==> flow/design.v <==
module alu(
input [31:0] busA,busB,		 
input [3:0]func,		 
output reg[31:0] busC,		 
output [3:0] psr		 
);
wire  neg,zero,ov;		 
wire carry;			 
wire [31:0] addition;		 
wire caover;
assign {caover,addition[30:0]}=busA[30:0]+busB[30:0]; 	 
assign {carry,addition[31]}=busA[31]+busB[31]+caover;	 
assign neg=busC[31];									 
assign ov=caover^carry;									 
assign zero=(busC==0) ? 1 : 0;							 
always@(*)
begin
case(func)
	0:busC=busA&busB;	 
	1:busC=busA|busB;	 
	2:busC=~(busA|busB);	 
	3:busC=addition;	 
	4:busC=busA;		 
	5:busC=busA&busB;	 
	6:busC=busA|busB;	 
	7:busC=~(busA|busB);	 
	8:busC=busA+busB;	 
	9:busC=busA;		 
	10:busC=busA;		 
	11:begin busC[31:13]=19'b0;busC[12:0]=busA[12:0]; end				 
	12:begin busC[12:0]=busA[12:0]; busC[31:13]= (busA[12]==1) ? 19'b1111111111111111111 : 19'b0;end 	 
	13:busC=busA+1'b1;	 
	14:busC=busA+4'b100;	 
	15:busC={busA[31],busA[31],busA[31],busA[31],busA[31],busA[31:5]};		 
	default: busC=busA;
endcase
end
assign psr = {neg,zero,ov,carry};
endmodule
		module barrel_shifter
(
	input [31:0]	data_alu, 	 
	input 		shift_right,		 
	input [4:0]	sa, 	 
	output [31:0]	z 		 
);
wire [31:0] temp_1,temp_2,temp_3,temp_4,temp_5,temp_6,temp_7,temp_8,temp_9,temp_10;
assign temp_1=data_alu<<(16*sa[4]);
assign temp_2=temp_1<<(8*sa[3]);
assign temp_3=temp_2<<(4*sa[2]);
assign temp_4=temp_3<<(2*sa[1]);
assign temp_5=temp_4<<(sa[0]);
assign temp_6=data_alu>>(16*sa[4]);
assign temp_7=temp_6>>(8*sa[3]);
assign temp_8=temp_7>>(4*sa[2]);
assign temp_9=temp_8>>(2*sa[1]);
assign temp_10=temp_9>>(sa[0]);
assign	z= (shift_right==1) ? temp_10 : temp_5;  
endmodule
module control_branch_logic(
input ir13, 
input [3:0] psr, 
input [2:0] cond, 
output reg [1:0] out 
);
parameter Next=2'b00;
parameter Jump=2'b01;
parameter Dec=2'b10;
wire n,z,v,c;
assign {n,z,v,c} = psr;  
always@(*)
	begin
		case(cond)
		0:out=Next;  
		1:if(n==1)
			out=Jump; 
		else
			out=Next;
		2:if(z==1)
			out=Jump; 
		else
			out=Next;
		3:if(v==1)
			out=Jump; 
		else
			out=Next;
		4:if(c==1)
			out=Jump; 
		else
			out=Next;
		5:if(ir13==1)
			out=Jump; 
		else
			out=Next;
		6:out=Jump; 
		7:out=Dec; 
		endcase
	end
endmodule
module control_store (
input rst,
input [10:0]	address,
output reg[40:0] mir 
);
always@(*)
begin
if (rst)
	mir=41'b10000001000000100101010010100000000000000;	
else
begin
	case(address)
0:mir=41'b10000001000000100101010010100000000000000; 
1:mir=41'b00000000000000000000000010111100000000000; 
1152:mir=41'b10010100000000000000100101011011111111111; 
1280:mir=41'b10000001000000001111000010100000000000000; 
1281:mir=41'b10010101001010100001000100000000000000000; 
1282:mir=41'b10000101000010100001000100000000000000000; 
1283:mir=41'b10000001000010100000000100011000000000000; 
1600:mir=41'b00000000000000000000000010110111001000010;
1601:mir=41'b00000010000001000000100001111011111111111;
1602:mir=41'b10010100000000100001000110000000000000000;
1603:mir=41'b00000011000010000000100001111011111111111;
1604:mir=41'b00000000000000000000000010110111001000110;
1605:mir=41'b00000010000001000000100000011011111111111;
1606:mir=41'b10010100000000100001000101100000000000000;
1607:mir=41'b00000011000010000000100000011011111111111;
1608:mir=41'b00000000000000000000000010110111001001010;
1609:mir=41'b00000010000001000000100000111011111111111;
1610:mir=41'b10010100000000100001000101100000000000000;
1611:mir=41'b00000011000010000000100000111011111111111;
1624:mir=41'b00000000000000000000000010110111001011010;
1625:mir=41'b00000010000001000000100001011011111111111;
1626:mir=41'b10010100000000100001000101100000000000000;
1627:mir=41'b00000011000010000000100001011011111111111;
1688:mir=41'b00000000000000000000000010100011010011010;
1689:mir=41'b00000010000001000000100010011011111111111;
1690:mir=41'b10010100000000100001000101100000000000000;
1691:mir=41'b00000011000010000000100010011011111111111;
1760:mir=41'b00000000000000000000000010110111011100010;
1761:mir=41'b00000010000001100000000100011000000000000;
1762:mir=41'b10010100000000100001000110000000000000000;
1763:mir=41'b00000011000010100000000100011000000000000;
1792:mir=41'b00000010000001100001000100010111100000010;
1793:mir=41'b10000101000010000000110010111011111111111;
1794:mir=41'b10010100000000100001000110000000000000000;
1795:mir=41'b00000011000010100001000100011011100000001;
1808:mir=41'b00000010000001100001000100010111100010010;
1809:mir=41'b10010100000000100101000111111000000101000;
40:mir=41'b10010100000000100101000111100000000000000;
41:mir=41'b10010100000000100101000111100000000000000;
42:mir=41'b10010100000000100101000111100000000000000;
43:mir=41'b10010100000000100101000111100000000000000;
44:mir=41'b10000100000001000000001010111011111111111;
1810:mir=41'b10010100000000100001000110000000000000000;
1811:mir=41'b00000011000010100001000100011011100010001;
1088:mir=41'b00000000000000000000000010111000000000010;
1116:mir=41'b00000000000000000000000010111000000000010;
2:mir=41'b10010100000000100001000101000000000000000;
3:mir=41'b10000100000000100001000111100000000000000;
4:mir=41'b10000100000000100001000111100000000000000;
5:mir=41'b10010100000000100101000111100000000000000;
6:mir=41'b10010100000000100101000111100000000000000;
7:mir=41'b10010100000000100101000111100000000000000;
8:mir=41'b10010101001010100101000100010100000001100;
9:mir=41'b10010101001010100101000100010100000001101;
10:mir=41'b10010101001010100101000100001000000001100;
11:mir=41'b00000000000000000000000010111011111111111;
12:mir=41'b10000001000010100000000100011000000000000;
13:mir=41'b10010101001010100101000100010100000010000;
14:mir=41'b00000000000000000000000010110000000001100;
15:mir=41'b00000000000000000000000010111011111111111;
16:mir=41'b00000000000000000000000010110100000010011;
17:mir=41'b00000000000000000000000010100100000001100;
18:mir=41'b00000000000000000000000010111011111111111;
19:mir=41'b00000000000000000000000010101100000001100;
20:mir=41'b00000000000000000000000010111011111111111;
2047:mir=41'b10000000000000100000000111011000000000000;
2046:mir=41'b11111111111111111111111111111111111111111;
default:mir=41'b10000001000000100101010010100000000000000;
endcase
end
	end
endmodule
module csai(
input ack,rst,
input [10:0] actual_addr,
output reg [10:0] next_addr
);
always@(posedge ack)
next_addr <= rst ? 11'd0:actual_addr+11'd1;
endmodule
module decoder(
input[5:0] seleccion,
output reg [37:0] habilitador
);
always@(*)
begin
	case(seleccion)
		0:habilitador=38'b00000000000000000000000000000000000000;
		1:habilitador=38'b00000000000000000000000000000000000010;
		2:habilitador=38'b00000000000000000000000000000000000100;
		3:habilitador=38'b00000000000000000000000000000000001000;
		4:habilitador=38'b00000000000000000000000000000000010000;
		5:habilitador=38'b00000000000000000000000000000000100000;
		6:habilitador=38'b00000000000000000000000000000001000000;
		7:habilitador=38'b00000000000000000000000000000010000000;
		8:habilitador=38'b00000000000000000000000000000100000000;
		9:habilitador=38'b00000000000000000000000000001000000000;
		10:habilitador=38'b00000000000000000000000000010000000000;
		11:habilitador=38'b00000000000000000000000000100000000000;
		12:habilitador=38'b00000000000000000000000001000000000000;
		13:habilitador=38'b00000000000000000000000010000000000000;
		14:habilitador=38'b00000000000000000000000100000000000000;
		15:habilitador=38'b00000000000000000000001000000000000000;
		16:habilitador=38'b00000000000000000000010000000000000000;
		17:habilitador=38'b00000000000000000000100000000000000000;
		18:habilitador=38'b00000000000000000001000000000000000000;
		19:habilitador=38'b00000000000000000010000000000000000000;
		20:habilitador=38'b00000000000000000100000000000000000000;
		21:habilitador=38'b00000000000000001000000000000000000000;
		22:habilitador=38'b00000000000000010000000000000000000000;
		23:habilitador=38'b00000000000000100000000000000000000000;
		24:habilitador=38'b00000000000001000000000000000000000000;
		25:habilitador=38'b00000000000010000000000000000000000000;
		26:habilitador=38'b00000000000100000000000000000000000000;
		27:habilitador=38'b00000000001000000000000000000000000000;
		28:habilitador=38'b00000000010000000000000000000000000000;
		29:habilitador=38'b00000000100000000000000000000000000000;
		30:habilitador=38'b00000001000000000000000000000000000000;
		31:habilitador=38'b00000010000000000000000000000000000000;
		32:habilitador=38'b00000100000000000000000000000000000000;
		33:habilitador=38'b00001000000000000000000000000000000000;
		34:habilitador=38'b00010000000000000000000000000000000000;
		35:habilitador=38'b00100000000000000000000000000000000000;
		36:habilitador=38'b01000000000000000000000000000000000000;
		37:habilitador=38'b10000000000000000000000000000000000000;
		default:habilitador=38'b00000000000000000000000000000000000000;
	endcase
end
endmodule
module m_mir(
input clk,rst,
input [40:0] in_mir, 
output reg [40:0] out_mir 
);
parameter Reset=0; 	 
parameter [40:0] Refresh=1;	 
parameter rst_mir=41'b10000001000000100101010010100000000000000; 
reg rState,sState;	 
	always@(posedge clk)
	if (rst) rState <= Reset;
	else rState <= sState;
	always @ (*)
	case (rState)
	Reset:sState=Refresh;
	Refresh:sState=Refresh; 
	default: sState = Reset;
	endcase
	always@(posedge clk)
	if (rst) out_mir<=rst_mir;
	else
	case(sState)
	Reset:begin out_mir<=rst_mir; end
	Refresh:begin out_mir<=in_mir;end
	default:begin out_mir<=rst_mir;end
	endcase
endmodule
module multiplexor #(
parameter N=4,  
parameter M=8,  
parameter P=2   
)
(
input [P-1:0]selection, 
input[M*N-1:0] datain, 
output [M-1:0] dataout 
);
wire [31:0] temp; 
assign temp= datain>>(M*selection);
assign dataout= temp;
endmodule
module mux_csa(
input [10:0] in_a, in_b, in_c,in_d, 
input [1:0]  select, 
output [10:0] out 
);
assign out=(select==2'b00)?in_a:(select==2'b01)?in_b:(select==2'b10)?in_c:in_d;
endmodule
module mux_instruction_selector #(
	parameter M=6, 
	parameter N=1 
)
(
input [N-1:0]selection,
input [M-2:0] data_1, 
input [M-1:0] data_0,
output [M-1:0] z
);
assign z=(selection==1)? data_1:data_0;
endmodule
module psr(
input ccsignal,n,z,v,c,clk,rst, 
output reg nout,zout,vout,cout
);
parameter [1:0] Reset=2'b00;  
parameter [1:0] Wait=2'b01; 
parameter [1:0] Refresh=2'b10; 
reg [1:0] rState,sState; 
	always@(posedge clk)
	if (rst) rState <= Reset;
	else rState <= sState;
	always @ (*)
	case (rState)
	Reset: sState= (!rst) ? Wait:Reset ;
	Wait:begin sState= (rst) ? Reset:(!ccsignal) ? Refresh: Wait; end
	Refresh:begin sState= rst ? Reset : ccsignal ? Wait : Refresh; end
	default: sState = Reset;
	endcase
	always@(posedge clk)
	if (rst) begin nout<=0;vout<=0;zout<=0;cout<=0;end
	else
	case(sState)
	Reset:begin nout<=0;vout<=0;zout<=0;cout<=0;end
	Wait:begin nout<=nout;vout<=vout;zout<=zout;cout<=cout;end
	Refresh:begin nout<=n;vout<=v;zout<=z;cout<=c;end
	default:begin nout<=nout;vout<=vout;zout<=zout;cout<=cout;end
	endcase
endmodule
module registro (
	input clk,writer,rst,
	input [31:0] datain,
	output [31:0] dataout
);
reg [31:0] datareg;
	assign dataout=datareg;
always@(posedge clk)
begin
	if(rst)
	 datareg<=0;
	else if(writer)
	 datareg<=datain;
end
endmodule
module shifter
(
	input[31:0]	data_alu,
	input[4:0]	bus_b,
	input[3:0]	func,
	output [31:0]z	
);
wire [4:0] w_sa;
wire w_shift_right;
shifter_control sc(
.func(func),
.bus_b(bus_b[4:0]),
.shift_right(w_shift_right),
.sa(w_sa)
);
barrel_shifter bs(
.data_alu(data_alu),
.shift_right(w_shift_right),
.sa(w_sa),
.z(z)
);
endmodule
module shifter_control 
(
	input [3:0]	func,  
	input [4:0]	bus_b,  
	output reg	shift_right,  
	output reg[4:0] sa  
);
always@(*)
begin
	case(func)
	4: 	 begin shift_right=1'b1; sa=bus_b; end 
	9: 	 begin shift_right=1'b0; sa=2; end 
	10:	 begin shift_right=1'b0; sa=10; end 
	default: begin shift_right=1'b0; sa=0; end 
	endcase
end
endmodule
module control_section(
input clk,rst,
input [31:0] ir,
input [3:0] w_psr,  
output [40:0]mir
);
wire [40:0] w_mir,w_mir_in;
wire [10:0] w_ir_addr;
wire [10:0] 
	    w_next_addr, 
	    w_cs_addr; 
wire w_ir13;  
wire [2:0] w_cond;  
wire [1:0] w_sel_csa;  
assign w_ir13=ir[13];
assign w_cond=w_mir[13:11];
assign w_ir_addr={1'b1,ir[31:30],ir[24:19],2'b00};
assign mir=w_mir;
csai csai(
.actual_addr(w_cs_addr),
.ack(clk),
.rst(rst),
.next_addr(w_next_addr)
);
control_branch_logic cbl(
.ir13(w_ir13),
.psr(w_psr),
.cond(w_cond),
.out(w_sel_csa)
);
mux_csa csa_m(
.select(w_sel_csa),
.in_a(w_next_addr),
.in_b(w_mir[10:0]),
.in_c(w_ir_addr),
.in_d(0),
.out(w_cs_addr)
);
control_store cs(
.rst(rst),
.mir(w_mir_in),
.address(w_cs_addr)
);
m_mir mmir(
.in_mir(w_mir_in),
.clk(clk),
.rst(rst),
.out_mir(w_mir)
);
endmodule
module datapath #(
parameter R=16  
)
(
input clk,rst,
input [40:0] mir,
input [31:0] data_MM,  
output [31:0]	w_ir,
		busA,
		busB,
output [7:0] data,
output [3:0] w_psr
);
wire [5:0]	w_mux_a,    
		w_mux_b,    
		w_dec_c;    
wire [3:0]	w_flags;      
wire [31:0]	w_bus_a,
		w_data_alu,
		w_data_shifter,
		w_bus_b,
		w_bus_c;      
wire [37:0]		w_writer;   
wire [(32*(R+6)-1):0] 	w_data_reg;  
wire [31:0]		w_data_ir;   
wire [4:0]		w_auxiliar_a,
			w_auxiliar_b; 
assign w_data_reg[(R+6)*32-1:(R+5)*32]=w_data_ir;
assign w_ir=w_data_ir;
assign busA = w_bus_a;
assign busB = w_bus_b;
assign w_data_reg[31:0] = 0;
	registro reg_1(
		.rst(rst),			
		.clk(clk),
		.writer(w_writer[1]),
		.datain(w_bus_c),
		.dataout(w_data_reg[32*(2)-1:32*(1)])
		);
	registro reg_2(
		.rst(rst),			
		.clk(clk),
		.writer(w_writer[2]),
		.datain(w_bus_c),
		.dataout(w_data_reg[32*(3)-1:32*(2)])
		);
	registro reg_3(
		.rst(rst),			
		.clk(clk),
		.writer(w_writer[3]),
		.datain(w_bus_c),
		.dataout(w_data_reg[32*(4)-1:32*(3)])
		);
	registro reg_4(
		.rst(rst),			
		.clk(clk),
		.writer(w_writer[4]),
		.datain(w_bus_c),
		.dataout(w_data_reg[32*(5)-1:32*(4)])
		);
	registro reg_5(
		.rst(rst),			
		.clk(clk),
		.writer(w_writer[5]),
		.datain(w_bus_c),
		.dataout(w_data_reg[32*(6)-1:32*(5)])
		);
	registro reg_6(
		.rst(rst),			
		.clk(clk),
		.writer(w_writer[6]),
		.datain(w_bus_c),
		.dataout(w_data_reg[32*(7)-1:32*(6)])
		);
	registro reg_7(
		.rst(rst),			
		.clk(clk),
		.writer(w_writer[7]),
		.datain(w_bus_c),
		.dataout(w_data_reg[32*(8)-1:32*(7)])
		);
	registro reg_8(
		.rst(rst),			
		.clk(clk),
		.writer(w_writer[8]),
		.datain(w_bus_c),
		.dataout(w_data_reg[32*(9)-1:32*(8)])
		);
	registro reg_9(
		.rst(rst),			
		.clk(clk),
		.writer(w_writer[9]),
		.datain(w_bus_c),
		.dataout(w_data_reg[32*(10)-1:32*(9)])
		);
	registro reg_10(
		.rst(rst),			
		.clk(clk),
		.writer(w_writer[10]),
		.datain(w_bus_c),
		.dataout(w_data_reg[32*(11)-1:32*(10)])
		);
	registro reg_11(
		.rst(rst),			
		.clk(clk),
		.writer(w_writer[11]),
		.datain(w_bus_c),
		.dataout(w_data_reg[32*(12)-1:32*(11)])
		);
	registro reg_12(
		.rst(rst),			
		.clk(clk),
		.writer(w_writer[12]),
		.datain(w_bus_c),
		.dataout(w_data_reg[32*(13)-1:32*(12)])
		);
	registro reg_13(
		.rst(rst),			
		.clk(clk),
		.writer(w_writer[13]),
		.datain(w_bus_c),
		.dataout(w_data_reg[32*(14)-1:32*(13)])
		);
	registro reg_14(
		.rst(rst),			
		.clk(clk),
		.writer(w_writer[14]),
		.datain(w_bus_c),
		.dataout(w_data_reg[32*(15)-1:32*(14)])
		);
	registro reg_15(
		.rst(rst),			
		.clk(clk),
		.writer(w_writer[15]),
		.datain(w_bus_c),
		.dataout(w_data_reg[32*(16)-1:32*(15)])
		);
	registro pc(
		.rst(rst),
		.clk(clk),
		.writer(w_writer[R+16]),
		.datain(w_bus_c),
		.dataout(w_data_reg[32*(R+1)-1:32*(R)])
		);
	registro temp_0(
		.rst(rst),
		.clk(clk),
		.writer(w_writer[R+1+16]),
		.datain(w_bus_c),
		.dataout(w_data_reg[32*(R+2)-1:32*(R+1)])
		);
	registro temp_1(
		.rst(rst),
		.clk(clk),
		.writer(w_writer[R+2+16]),
		.datain(w_bus_c),
		.dataout(w_data_reg[32*(R+3)-1:32*(R+2)])
		);
	registro temp_2(
		.rst(rst),
		.clk(clk),
		.writer(w_writer[R+3+16]),
		.datain(w_bus_c),
		.dataout(w_data_reg[32*(R+4)-1:32*(R+3)])
		);
	registro temp_3(
		.rst(rst),
		.clk(clk),
		.writer(w_writer[R+4+16]),
		.datain(w_bus_c),
		.dataout(w_data_reg[32*(R+5)-1:32*(R+4)])
		);
	registro ir(
		.rst(rst),	
		.clk(clk),
		.writer(w_writer[R+5+16]),
		.datain(w_bus_c),
		.dataout(w_data_ir)
		);
	mux_instruction_selector #(.M(6)) mux_is_a(
		.selection(mir[34]),
		.data_0(mir[40:35]), 
		.data_1(w_data_ir[18:14]),  
		.z(w_mux_a)
	);
	mux_instruction_selector #(.M(6)) mux_is_b(
		.selection(mir[27]),
		.data_0(mir[33:28]),
		.data_1(w_data_ir[4:0]),  
		.z(w_mux_b)
	);
	mux_instruction_selector #(.M(6)) mux_is_c(
		.selection(mir[20]),
		.data_0(mir[26:21]),
		.data_1(w_data_ir[29:25]),  
		.z(w_dec_c)
	);
	assign w_auxiliar_a = (w_mux_a<16) ? w_mux_a : w_mux_a-6'b010000;
	assign w_auxiliar_b = (w_mux_b<16) ? w_mux_b : w_mux_b-6'b010000;
	multiplexor #(
		.N(22),  
		.M(32),  
		.P(5)    
		)
	selectionA(
		.selection(w_auxiliar_a),
		.datain(w_data_reg),
		.dataout(w_bus_a)
		);
	multiplexor #(
		.N(22),  
		.M(32),  
		.P(5)    
		)
	selectionB(
		.selection(w_auxiliar_b),
		.datain(w_data_reg),
		.dataout(w_bus_b)
		);
	multiplexor #(
		.N(2),  
		.M(32),  
		.P(1)    
		)
	selectionC(
		.selection(mir[19]),
		.datain({data_MM,w_data_shifter}),
		.dataout(w_bus_c)
		);
	decoder dec_c(
		.seleccion(w_dec_c),
		.habilitador(w_writer)
		);
	alu alu_1(
		.busA(w_bus_a),
		.busB(w_bus_b), 
		.func(mir[17:14]), 
		.busC(w_data_alu), 
		.psr(w_flags) 
		);
	psr psr(
		.clk(clk),
		.rst(rst),
		.ccsignal(mir[17]|mir[16]),
		.n(w_flags[3]),
		.z(w_flags[2]),
		.v(w_flags[1]),
		.c(w_flags[0]),
		.nout(w_psr[3]),
		.zout(w_psr[2]),
		.vout(w_psr[1]),
		.cout(w_psr[0])
		);
	shifter shift(
	.data_alu(w_data_alu),
	.bus_b(w_bus_b[4:0]),
	.func(mir[17:14]),
	.z(w_data_shifter)
	);
assign data=w_data_reg[32*(3)+7:32*(3)];
endmodule
module arc_core (
	input         clk,
	input         rst,         
	input  [31:0] mem_rdata,   
	output [31:0] mem_addr,    
	output [31:0] mem_wdata,   
	output        mem_rd,
	output        mem_wr
);
wire [31:0] w_ir;
wire [40:0] w_mir;
wire [3:0]  w_psr;
wire [31:0] w_bus_a, w_bus_b;
wire [7:0]  w_data_unused;
	control_section cs(
		.rst(rst),
		.clk(clk),
		.ir(w_ir),
		.w_psr(w_psr),
		.mir(w_mir)
		);
	datapath dapa (
		.rst(rst),
		.clk(clk),
		.mir(w_mir),
		.data_MM(mem_rdata),
		.w_psr(w_psr),
		.w_ir(w_ir),
		.busA(w_bus_a),
		.busB(w_bus_b),
		.data(w_data_unused)
		);
assign mem_addr  = w_bus_a;
assign mem_wdata = w_bus_b;
assign mem_rd    = w_mir[19];
assign mem_wr    = w_mir[18];
endmodule
# Tool chain data of arc_core

Each step is given for the RTL above and for the edited RTL.
Lines under "before" count in the file above, lines under "after" in the edited file.
"change": "after" minus "before" as printed here.
Not given: n/a

Top: arc_core
Clock: clk
Library: sky130hd
Corner: tt_025C_1v80

# The edit

Unified diff, file above to edited file.
The edited RTL no longer does the same as the RTL above: the edit was made by script, with no optimisation intended.

```diff
@@ -48,5 +48,5 @@
 assign temp_1=data_alu<<(16*sa[4]);
 assign temp_2=temp_1<<(8*sa[3]);
-assign temp_3=temp_2<<(4*sa[2]);
+assign temp_3=temp_2<<1;
 assign temp_4=temp_3<<(2*sa[1]);
 assign temp_5=temp_4<<(sa[0]);
```

# Word level

Counts by Yosys on the flattened word-level netlist (proc, flatten, opt, wreduce; memories kept). Register bits leave out memories and registers merged into their read ports (data or address). Print and check cells are left out. Cells with the same type and inputs are merged into one.
Yosys's memory passes give these memory sizes; they may raise the number of words (mostly to a power of two), join words into wider ones and drop unused or constant bits.

Word-level totals:

| what                    | before | after | change |
| bits in registers       | 730    | 730   | 0 |
| ROM bits                | 2368   | 2368  | 0 |
| memories                | 1      | 1     | 0 |
| input port bits         | 34     | 34    | 0 |
| output and inout bits   | 66     | 66    | 0 |
| cells after elaboration | 201    | 200   | -1 |

Cells by class:

| what                       | before | after | change |
| add/sub/neg operators      | 9      | 9     | 0 |
| order comparisons          | 2      | 2     | 0 |
| equal/unequal tests        | 93     | 93    | 0 |
| shift-type cells           | 13     | 12    | -1 |
| multiplexer cells          | 30     | 30    | 0 |
| bitwise gates (word level) | 5      | 5     | 0 |
| reduce/logical cells       | 20     | 20    | 0 |

Memories:

| what                                         | before      | after |
| shape (words x width / read and write ports) | 64x37 r1 w0 | 64x37 r1 w0 |

Operator list:

| operator                                            | before | after | change |
| left shift 32 x 3 -> 32 bit                         | 1      | 0     | -1 |
| left shift 32 x 4 -> 32 bit                         | 1      | 0     | -1 |
| left shift 32 x 4 -> 31 bit                         | 0      | 1     | +1 |
| == test 11 bit (second input constant)              | 41     | 41    | 0 |
| == test 11 x 4 -> 1 bit (second input constant)     | 8      | 8     | 0 |
| == test 4 bit (second input constant)               | 8      | 8     | 0 |
| two-way mux 1 bit                                   | 8      | 8     | 0 |
| OR reduction 2 bit                                  | 7      | 7     | 0 |
| == test 11 x 5 -> 1 bit (second input constant)     | 5      | 5     | 0 |
| == test 11 x 6 -> 1 bit (second input constant)     | 5      | 5     | 0 |
| == test 11 x 3 -> 1 bit (second input constant)     | 4      | 4     | 0 |
| == test 3 bit (second input constant)               | 4      | 4     | 0 |
| == test 4 x 3 -> 1 bit (second input constant)      | 4      | 4     | 0 |
| case mux 1 bit (select 2 bit)                       | 4      | 4     | 0 |
| == test 2 bit (second input constant)               | 3      | 3     | 0 |
| logical NOT 2 bit                                   | 3      | 3     | 0 |
| two-way mux 11 bit                                  | 3      | 3     | 0 |
| two-way mux 6 bit                                   | 3      | 3     | 0 |
| OR reduction 4 bit                                  | 3      | 3     | 0 |
| == test 11 x 2 -> 1 bit (second input constant)     | 2      | 2     | 0 |
| == test 2 x 1 -> 1 bit (second input constant)      | 2      | 2     | 0 |
| == test 3 x 2 -> 1 bit (second input constant)      | 2      | 2     | 0 |
| == test 4 x 2 -> 1 bit (second input constant)      | 2      | 2     | 0 |
| < comparator 6 x 5 -> 1 bit (second input constant) | 2      | 2     | 0 |
| two-way mux 2 bit                                   | 2      | 2     | 0 |
| two-way mux 5 bit                                   | 2      | 2     | 0 |
| >> shifter 704 x 10 -> 32 bit                       | 2      | 2     | 0 |
| subtractor 5 bit (second input constant)            | 2      | 2     | 0 |

The list need not be complete.

# Logic depth

Yosys ltp: most cells in a row. Word level: on the elaborated netlist, between registers, memories and ports. Mapped: between sequential cells and ports; inverters and the memories' decode and read muxes count.

Logic depth:

| what                          | before | after | change |
| depth after elaboration       | 14     | 14    | 0 |
| ABC_AREA                      | 0      | 0     | n/a |
| mapped depth                  | 38     | 39    | +1 |
| gate-level depth less buffers | 29     | 32    | +3 |

# Netlist

Source: synth_stat.txt of the flow (Yosys; design flattened, memories mapped). It holds for the ABC_AREA given above (unset counts as 0); a run with the other value may have another netlist.

Synthesis totals:

| what                   | before  | after   | change |
| mapped cells           | 5876    | 6232    | +356 |
| mapped area (um^2)     | 44594.0 | 45620.0 | +1026.0 |
| sequential area (um^2) | 13633.1 | 13633.1 | 0.0 |
| mapped flip-flops      | 681     | 681     | 0 |

Cell types:

| type                      | before | after | change |
| sky130_fd_sc_hd__nand2_1  | 914    | 1047  | +133 |
| sky130_fd_sc_hd__a21oi_1  | 215    | 334   | +119 |
| sky130_fd_sc_hd__nor2_1   | 239    | 342   | +103 |
| sky130_fd_sc_hd__o21ai_1  | 140    | 54    | -86 |
| sky130_fd_sc_hd__clkbuf_1 | 352    | 437   | +85 |
| sky130_fd_sc_hd__nor3_1   | 61     | 115   | +54 |
| sky130_fd_sc_hd__nand4_1  | 26     | 69    | +43 |
| sky130_fd_sc_hd__and3_1   | 110    | 70    | -40 |
| sky130_fd_sc_hd__a21o_1   | 110    | 72    | -38 |
| sky130_fd_sc_hd__a31oi_1  | 54     | 92    | +38 |
| sky130_fd_sc_hd__o31ai_1  | 129    | 97    | -32 |
| sky130_fd_sc_hd__mux2i_1  | 216    | 236   | +20 |
| sky130_fd_sc_hd__a311o_1  | 25     | 6     | -19 |
| sky130_fd_sc_hd__a221oi_1 | 55     | 71    | +16 |
| sky130_fd_sc_hd__and2_1   | 38     | 24    | -14 |
| sky130_fd_sc_hd__buf_1    | 41     | 28    | -13 |
| sky130_fd_sc_hd__buf_6    | 29     | 16    | -13 |
| sky130_fd_sc_hd__o221ai_1 | 29     | 16    | -13 |

The list need not be complete.
By module: a second synthesis without flattening, with its own total; a netlist apart from the flattened one above.

Unflattened totals:

| what                                           | before  | after   | change |
| cell total of the unflattened synthesis        | 5124    | 5070    | -54 |
| area total of the unflattened synthesis (um^2) | 50581.0 | 50489.7 | -91.3 |

Each row is one instance without its submodules.

By module, before:

| module                          | instances | cells | area (um^2) | seq. area (um^2) |
| registro                        | 21        | 103   | 1163.6      | 640.6 |
| multiplexor                     | 2         | 511   | 5886.9      | 0.0 |
| alu                             | 1         | 853   | 5512.8      | 0.0 |
| barrel_shifter                  | 1         | 469   | 3533.4      | 0.0 |
| control_store                   | 1         | 311   | 2006.9      | 0.0 |
| m_mir                           | 1         | 86    | 1103.6      | 820.8 |
| multiplexor                     | 1         | 36    | 544.3       | 0.0 |
| csai                            | 1         | 48    | 455.4       | 220.2 |
| decoder                         | 1         | 61    | 331.6       | 0.0 |
| mux_csa                         | 1         | 13    | 267.8       | 0.0 |
| psr                             | 1         | 19    | 234.0       | 140.1 |
| mux_instruction_selector #(M=6) | 3         | 6     | 65.1        | 0.0 |
| shifter_control                 | 1         | 10    | 96.3        | 0.0 |
| control_branch_logic            | 1         | 9     | 60.1        | 0.0 |

before: Further modules, not shown: 4.

By module, after:

| module                          | instances | cells | area (um^2) | seq. area (um^2) |
| registro                        | 21        | 103   | 1163.6      | 640.6 |
| multiplexor                     | 2         | 511   | 5886.9      | 0.0 |
| alu                             | 1         | 859   | 5809.3      | 0.0 |
| barrel_shifter                  | 1         | 409   | 3145.5      | 0.0 |
| control_store                   | 1         | 311   | 2006.9      | 0.0 |
| m_mir                           | 1         | 86    | 1103.6      | 820.8 |
| multiplexor                     | 1         | 36    | 544.3       | 0.0 |
| csai                            | 1         | 48    | 455.4       | 220.2 |
| decoder                         | 1         | 61    | 331.6       | 0.0 |
| mux_csa                         | 1         | 13    | 267.8       | 0.0 |
| psr                             | 1         | 19    | 234.0       | 140.1 |
| mux_instruction_selector #(M=6) | 3         | 6     | 65.1        | 0.0 |
| shifter_control                 | 1         | 10    | 96.3        | 0.0 |
| control_branch_logic            | 1         | 9     | 60.1        | 0.0 |

after: Further modules, not shown: 4.

# Path before layout

OpenSTA on the mapped netlist: ideal clock, no wires. The path of least setup slack (recovery checks aside). Input and output delay are each 20% of the period. Register names are those of the netlist, which keeps one name where synthesis merged equal registers.

Path after synthesis:

| what                              | before                          | after                        | change |
| path kind                         | reg2reg                         | reg2reg                      | n/a |
| start point                       | register cs.mmir.out_mir[39]    | register dapa.ir.datareg[0]  | n/a |
| end point                         | register dapa.reg_9.datareg[17] | register dapa.pc.datareg[15] | n/a |
| clock period (ns)                 | 12.0                            | 12.0                         | 0.0 |
| library setup time (ns)           | 0.127                           | 0.130                        | +0.003 |
| launch time at the first pin (ns) | 0.000                           | 0.000                        | 0.000 |
| arrival (ns)                      | 7.928                           | 8.185                        | +0.257 |
| slack (ns)                        | 3.945                           | 3.685                        | -0.260 |
| path delay (ns)                   | 8.055                           | 8.315                        | +0.260 |
| stages                            | 36                              | 38                           | +2 |
| buffers on the path               | 9                               | 9                            | 0 |
| synthesis period reached (ns)     | 8.055                           | 8.315                        | +0.260 |

"path delay" is the arrival time less input delay plus setup time.
"stages": output pins that drive a net of the path, with the launching flip-flop's if there is one; two outputs of one cell count as two.
"synthesis period reached" is the clock period less the worst setup slack; recovery checks do not enter. This is arithmetic on one report: input and output delays are still those of the set period (20% each).
At most two assigning lines are given for a register; there are more.

On the way, after synthesis, before:
Path through: sky130_fd_sc_hd__dfxtp_1 sky130_fd_sc_hd__buf_2 sky130_fd_sc_hd__buf_4 sky130_fd_sc_hd__buf_2 sky130_fd_sc_hd__mux2_2 sky130_fd_sc_hd__buf_4 sky130_fd_sc_hd__clkbuf_1 sky130_fd_sc_hd__buf_1 sky130_fd_sc_hd__buf_1 sky130_fd_sc_hd__buf_1 sky130_fd_sc_hd__nand2_1 sky130_fd_sc_hd__nand3_1 sky130_fd_sc_hd__a21oi_1 sky130_fd_sc_hd__o41ai_1 sky130_fd_sc_hd__ha_1 sky130_fd_sc_hd__nand3_1 sky130_fd_sc_hd__nand4b_1 sky130_fd_sc_hd__a211o_1 sky130_fd_sc_hd__a21oi_1 sky130_fd_sc_hd__o211ai_1 sky130_fd_sc_hd__a21boi_0 sky130_fd_sc_hd__o21a_1 sky130_fd_sc_hd__nor2_1 sky130_fd_sc_hd__fa_1 sky130_fd_sc_hd__o221a_2 sky130_fd_sc_hd__nand2_1 sky130_fd_sc_hd__a211oi_1 sky130_fd_sc_hd__a32oi_1 sky130_fd_sc_hd__o31ai_1 sky130_fd_sc_hd__mux2i_4 sky130_fd_sc_hd__mux2i_2 sky130_fd_sc_hd__o22ai_1 sky130_fd_sc_hd__o21bai_1 sky130_fd_sc_hd__a311oi_2 sky130_fd_sc_hd__buf_2 sky130_fd_sc_hd__o21ai_0

RTL lines, path after synthesis, before:

| what               | RTL line | text |
| start: declaration | 244      | `output reg [40:0] out_mir` |
| start: assignment  | 260      | `if (rst) out_mir<=rst_mir;` |
| start: assignment  | 263      | `Reset:begin out_mir<=rst_mir; end` |
| end: assignment    | 339      | `datareg<=0;` |
| end: assignment    | 341      | `datareg<=datain;` |
| end: declaration   | 334      | `reg [31:0] datareg;` |

before: Chain of elaborated cells between the ends: none given.
Nets of the timed path that keep an RTL name, with a line that drives or declares them; the list need not be complete.

Named nets, after synthesis, before:

| net           | RTL line | text |
| mem_wdata[10] | 279      | `assign temp= datain>>(M*selection);` |

On the way, after synthesis, after:
Path through: sky130_fd_sc_hd__dfxtp_1 sky130_fd_sc_hd__clkbuf_1 sky130_fd_sc_hd__mux2_2 sky130_fd_sc_hd__buf_2 sky130_fd_sc_hd__buf_2 sky130_fd_sc_hd__buf_2 sky130_fd_sc_hd__clkbuf_1 sky130_fd_sc_hd__buf_1 sky130_fd_sc_hd__clkbuf_1 sky130_fd_sc_hd__nand3_1 sky130_fd_sc_hd__nand3_1 sky130_fd_sc_hd__nand3_1 sky130_fd_sc_hd__a41o_1 sky130_fd_sc_hd__ha_1 sky130_fd_sc_hd__clkbuf_1 sky130_fd_sc_hd__nand4_1 sky130_fd_sc_hd__or3_1 sky130_fd_sc_hd__or2_2 [2 not listed] sky130_fd_sc_hd__nor3_1 sky130_fd_sc_hd__a21o_1 sky130_fd_sc_hd__a21oi_1 sky130_fd_sc_hd__inv_1 sky130_fd_sc_hd__fa_1 sky130_fd_sc_hd__a22oi_1 sky130_fd_sc_hd__o22ai_1 sky130_fd_sc_hd__a211o_1 sky130_fd_sc_hd__nor3_1 sky130_fd_sc_hd__a41o_1 sky130_fd_sc_hd__nor2_1 sky130_fd_sc_hd__a22oi_1 sky130_fd_sc_hd__o32ai_1 sky130_fd_sc_hd__mux2_2 sky130_fd_sc_hd__a2111o_1 sky130_fd_sc_hd__o21ai_2 sky130_fd_sc_hd__buf_4 sky130_fd_sc_hd__o31ai_1

RTL lines, path after synthesis, after:

| what               | RTL line | text |
| start: declaration | 334      | `reg [31:0] datareg;` |
| start: assignment  | 339      | `datareg<=0;` |
| start: assignment  | 341      | `datareg<=datain;` |
| end: assignment    | 339      |  |
| end: assignment    | 341      |  |
| end: declaration   | 334      |  |

after: Chain of elaborated cells between the ends: none given.

Named nets, after synthesis, after:

| net           | RTL line | text |
| mem_wdata[21] | 279      | `assign temp= datain>>(M*selection);` |

# Path in the finished layout

Path of least setup slack in the final report of each run of pair A (OpenROAD, finished layout, wires in). Where an end is a register, its clock arrival counts in the times.

Path after layout:

| what                              | before                          | after                           | change |
| path kind                         | reg2reg                         | reg2reg                         | n/a |
| start point                       | register cs.mmir.out_mir[27]    | register cs.mmir.out_mir[34]    | n/a |
| end point                         | register dapa.reg_3.datareg[26] | register dapa.reg_5.datareg[15] | n/a |
| clock period (ns)                 | 11.3                            | 11.3                            | 0.0 |
| library setup time (ns)           | 0.09                            | 0.15                            | +0.06 |
| launch time at the first pin (ns) | 0.68                            | 0.68                            | 0.00 |
| arrival (ns)                      | 10.97                           | 11.34                           | +0.37 |
| slack (ns)                        | 0.92                            | 0.47                            | -0.45 |
| stages                            | 30                              | 31                              | +1 |
| buffers on the path               | 1                               | 2                               | +1 |

Between the ends stands the longest chain of elaborated cells between them, by number of cells; it is not shown to be the way that was timed. Of several equally long chains one is given.
A line is the first line of the expression or statement that the cell stems from. Yosys adds cells for indexed reads and writes and turns some case tables into memories.
At most two assigning lines are given for a register; there are more.

On the way, after layout, before:
Path through: sky130_fd_sc_hd__dfxtp_1 sky130_fd_sc_hd__mux2i_4 sky130_fd_sc_hd__buf_4 sky130_fd_sc_hd__nand2_1 sky130_fd_sc_hd__a21oi_1 sky130_fd_sc_hd__a211oi_1 sky130_fd_sc_hd__nor3_1 sky130_fd_sc_hd__a21o_1 sky130_fd_sc_hd__ha_1 sky130_fd_sc_hd__a211oi_1 sky130_fd_sc_hd__o21ai_0 sky130_fd_sc_hd__nand4b_1 sky130_fd_sc_hd__a211o_1 sky130_fd_sc_hd__a21oi_1 sky130_fd_sc_hd__o211ai_1 sky130_fd_sc_hd__a21boi_0 sky130_fd_sc_hd__o21a_1 sky130_fd_sc_hd__nor2_1 sky130_fd_sc_hd__fa_1 sky130_fd_sc_hd__o221a_2 sky130_fd_sc_hd__nand2_1 sky130_fd_sc_hd__a211oi_1 sky130_fd_sc_hd__a32oi_1 sky130_fd_sc_hd__o31ai_1 sky130_fd_sc_hd__mux2i_4 sky130_fd_sc_hd__mux2i_2 sky130_fd_sc_hd__o22ai_1 sky130_fd_sc_hd__a211oi_1 sky130_fd_sc_hd__a211o_1 sky130_fd_sc_hd__o21ai_0

RTL lines, path after layout, before:

| what               | RTL line | text |
| start: declaration | 244      | `output reg [40:0] out_mir` |
| start: assignment  | 260      | `if (rst) out_mir<=rst_mir;` |
| start: assignment  | 263      | `Reset:begin out_mir<=rst_mir; end` |
| end: assignment    | 339      | `datareg<=0;` |
| end: assignment    | 341      | `datareg<=datain;` |
| end: declaration   | 334      | `reg [31:0] datareg;` |

before: Chain of elaborated cells between the ends: none given.

On the way, after layout, after:
Path through: sky130_fd_sc_hd__dfxtp_1 sky130_fd_sc_hd__buf_4 sky130_fd_sc_hd__mux2i_4 sky130_fd_sc_hd__buf_12 sky130_fd_sc_hd__nand2_1 sky130_fd_sc_hd__a32oi_1 sky130_fd_sc_hd__a21oi_1 sky130_fd_sc_hd__o211ai_1 sky130_fd_sc_hd__ha_1 sky130_fd_sc_hd__nand4_1 sky130_fd_sc_hd__or3_1 sky130_fd_sc_hd__or2_2 sky130_fd_sc_hd__a2111oi_0 sky130_fd_sc_hd__a2111oi_0 sky130_fd_sc_hd__nor3_1 sky130_fd_sc_hd__a21o_1 sky130_fd_sc_hd__a21oi_1 sky130_fd_sc_hd__inv_1 sky130_fd_sc_hd__fa_1 sky130_fd_sc_hd__a22oi_1 sky130_fd_sc_hd__o22ai_1 sky130_fd_sc_hd__a211o_1 sky130_fd_sc_hd__nor3_1 sky130_fd_sc_hd__a41o_1 sky130_fd_sc_hd__nor2_1 sky130_fd_sc_hd__a22oi_1 sky130_fd_sc_hd__o32ai_1 sky130_fd_sc_hd__mux2_2 sky130_fd_sc_hd__a2111o_1 sky130_fd_sc_hd__o21ai_2 sky130_fd_sc_hd__o31ai_1
Length of the longest elaborated chain: 14
Elaborated cells on any way between the ends: 28
Classes of those cells: add/sub (7); compare (1); shift (11); mux (6); logic (3)

RTL lines, path after layout, after:

| what                            | RTL line | text |
| start: declaration              | 244      | `output reg [40:0] out_mir` |
| start: assignment               | 260      | `if (rst) out_mir<=rst_mir;` |
| start: assignment               | 263      | `Reset:begin out_mir<=rst_mir; end` |
| two-way mux 6 bit               | 299      | `assign z=(selection==1)? data_1:data_0;` |
| subtractor 5 bit                | 630      | `assign w_auxiliar_a = (w_mux_a<16) ? w_mux_a : w_mux_a-6'b010000;` |
| two-way mux 5 bit               | 630      |  |
| >> shifter 704 x 10 -> 32 bit   | 279      | `assign temp= datain>>(M*selection);` |
| adder 1 x 1 -> 2 bit            | 12       | `assign {carry,addition[31]}=busA[31]+busB[31]+caover;` |
| adder 2 x 1 -> 2 bit            | 12       |  |
| case mux 19 bit (select 11 bit) | 18       | `case(func)` |
| >> shifter 32 x 5 -> 32 bit     | 53       | `assign temp_6=data_alu>>(16*sa[4]);` |
| >> shifter 32 x 4 -> 32 bit     | 54       | `assign temp_7=temp_6>>(8*sa[3]);` |
| >> shifter 32 x 3 -> 32 bit     | 55       | `assign temp_8=temp_7>>(4*sa[2]);` |
| >> shifter 32 x 2 -> 32 bit     | 56       | `assign temp_9=temp_8>>(2*sa[1]);` |
| >> shifter 32 x 1 -> 32 bit     | 57       | `assign temp_10=temp_9>>(sa[0]);` |
| two-way mux 32 bit              | 58       | `assign z= (shift_right==1) ? temp_10 : temp_5;` |
| >> shifter 64 x 6 -> 32 bit     | 279      |  |
| end: assignment                 | 339      | `datareg<=0;` |
| end: assignment                 | 341      | `datareg<=datain;` |
| end: declaration                | 334      | `reg [31:0] datareg;` |

# Measured runs

Both versions went through the flow (Yosys, OpenROAD) with the same settings in each pair. Constraints: input delay and output delay 20% of the set period each, output load 0.01 pF.

Settings, pair A:
CORE_UTILIZATION: 40
period_ns: 11.3
CAP_MARGIN: 20
CORE_MARGIN: 2
SLEW_MARGIN: 20

Results, pair A:

| what                                   | before   | after    | change |
| Yosys chip area after synthesis (um^2) | 44594.0  | 45620.0  | +1026.0 |
| full die area (um^2)                   | 114173.0 | 116766.0 | +2593.0 |
| post-route utilization (%)             | 44.8     | 45.1     | +0.3 |
| setup slack of the critical path (ns)  | 0.916    | 0.468    | -0.448 |
| total negative slack (ns)              | 0.000    | 0.000    | 0.000 |
| worst hold slack after layout (ns)     | 0.468    | 0.469    | +0.001 |
| power consumption (W)                  | 0.007542 | 0.008139 | +0.000597 |
| reached clock period (ns)              | 10.384   | 10.832   | +0.448 |

Settings, pair B:
ABC_AREA: 0
CELL_PAD_IN_SITES_DETAIL_PLACEMENT: 0
CORE_ASPECT_RATIO: 0.82
CORE_MARGIN: 10
CORE_UTILIZATION: 26
CTS_CLUSTER_SIZE: 43
GPL_ROUTABILITY_DRIVEN: 1
GPL_TIMING_DRIVEN: 1
HOLD_SLACK_MARGIN: 0.25
PLACE_DENSITY_LB_ADDON: 0.29
SETUP_SLACK_MARGIN: 1.52
TNS_END_PERCENT: 20
period_ns: 10.9
CAP_MARGIN: 20
SLEW_MARGIN: 20

Results, pair B:

| what                                   | before   | after    | change |
| Yosys chip area after synthesis (um^2) | 44594.0  | 45620.0  | +1026.0 |
| full die area (um^2)                   | 188563.0 | 192699.0 | +4136.0 |
| post-route utilization (%)             | 29.9     | 29.7     | -0.2 |
| setup slack of the critical path (ns)  | 1.683    | 1.769    | +0.086 |
| total negative slack (ns)              | 0.000    | 0.000    | 0.000 |
| worst hold slack after layout (ns)     | 0.457    | 0.468    | +0.011 |
| power consumption (W)                  | 0.007834 | 0.008127 | +0.000293 |
| reached clock period (ns)              | 9.217    | 9.131    | -0.086 |

"reached clock period" means the clock period less the worst setup slack. The figure is calculated, with input and output delays left at 20% of the set period.
By "power consumption" is meant OpenSTA's value without simulated activity: inputs other than the clock are taken to toggle once in ten clock periods, and the tool carries that through the logic.
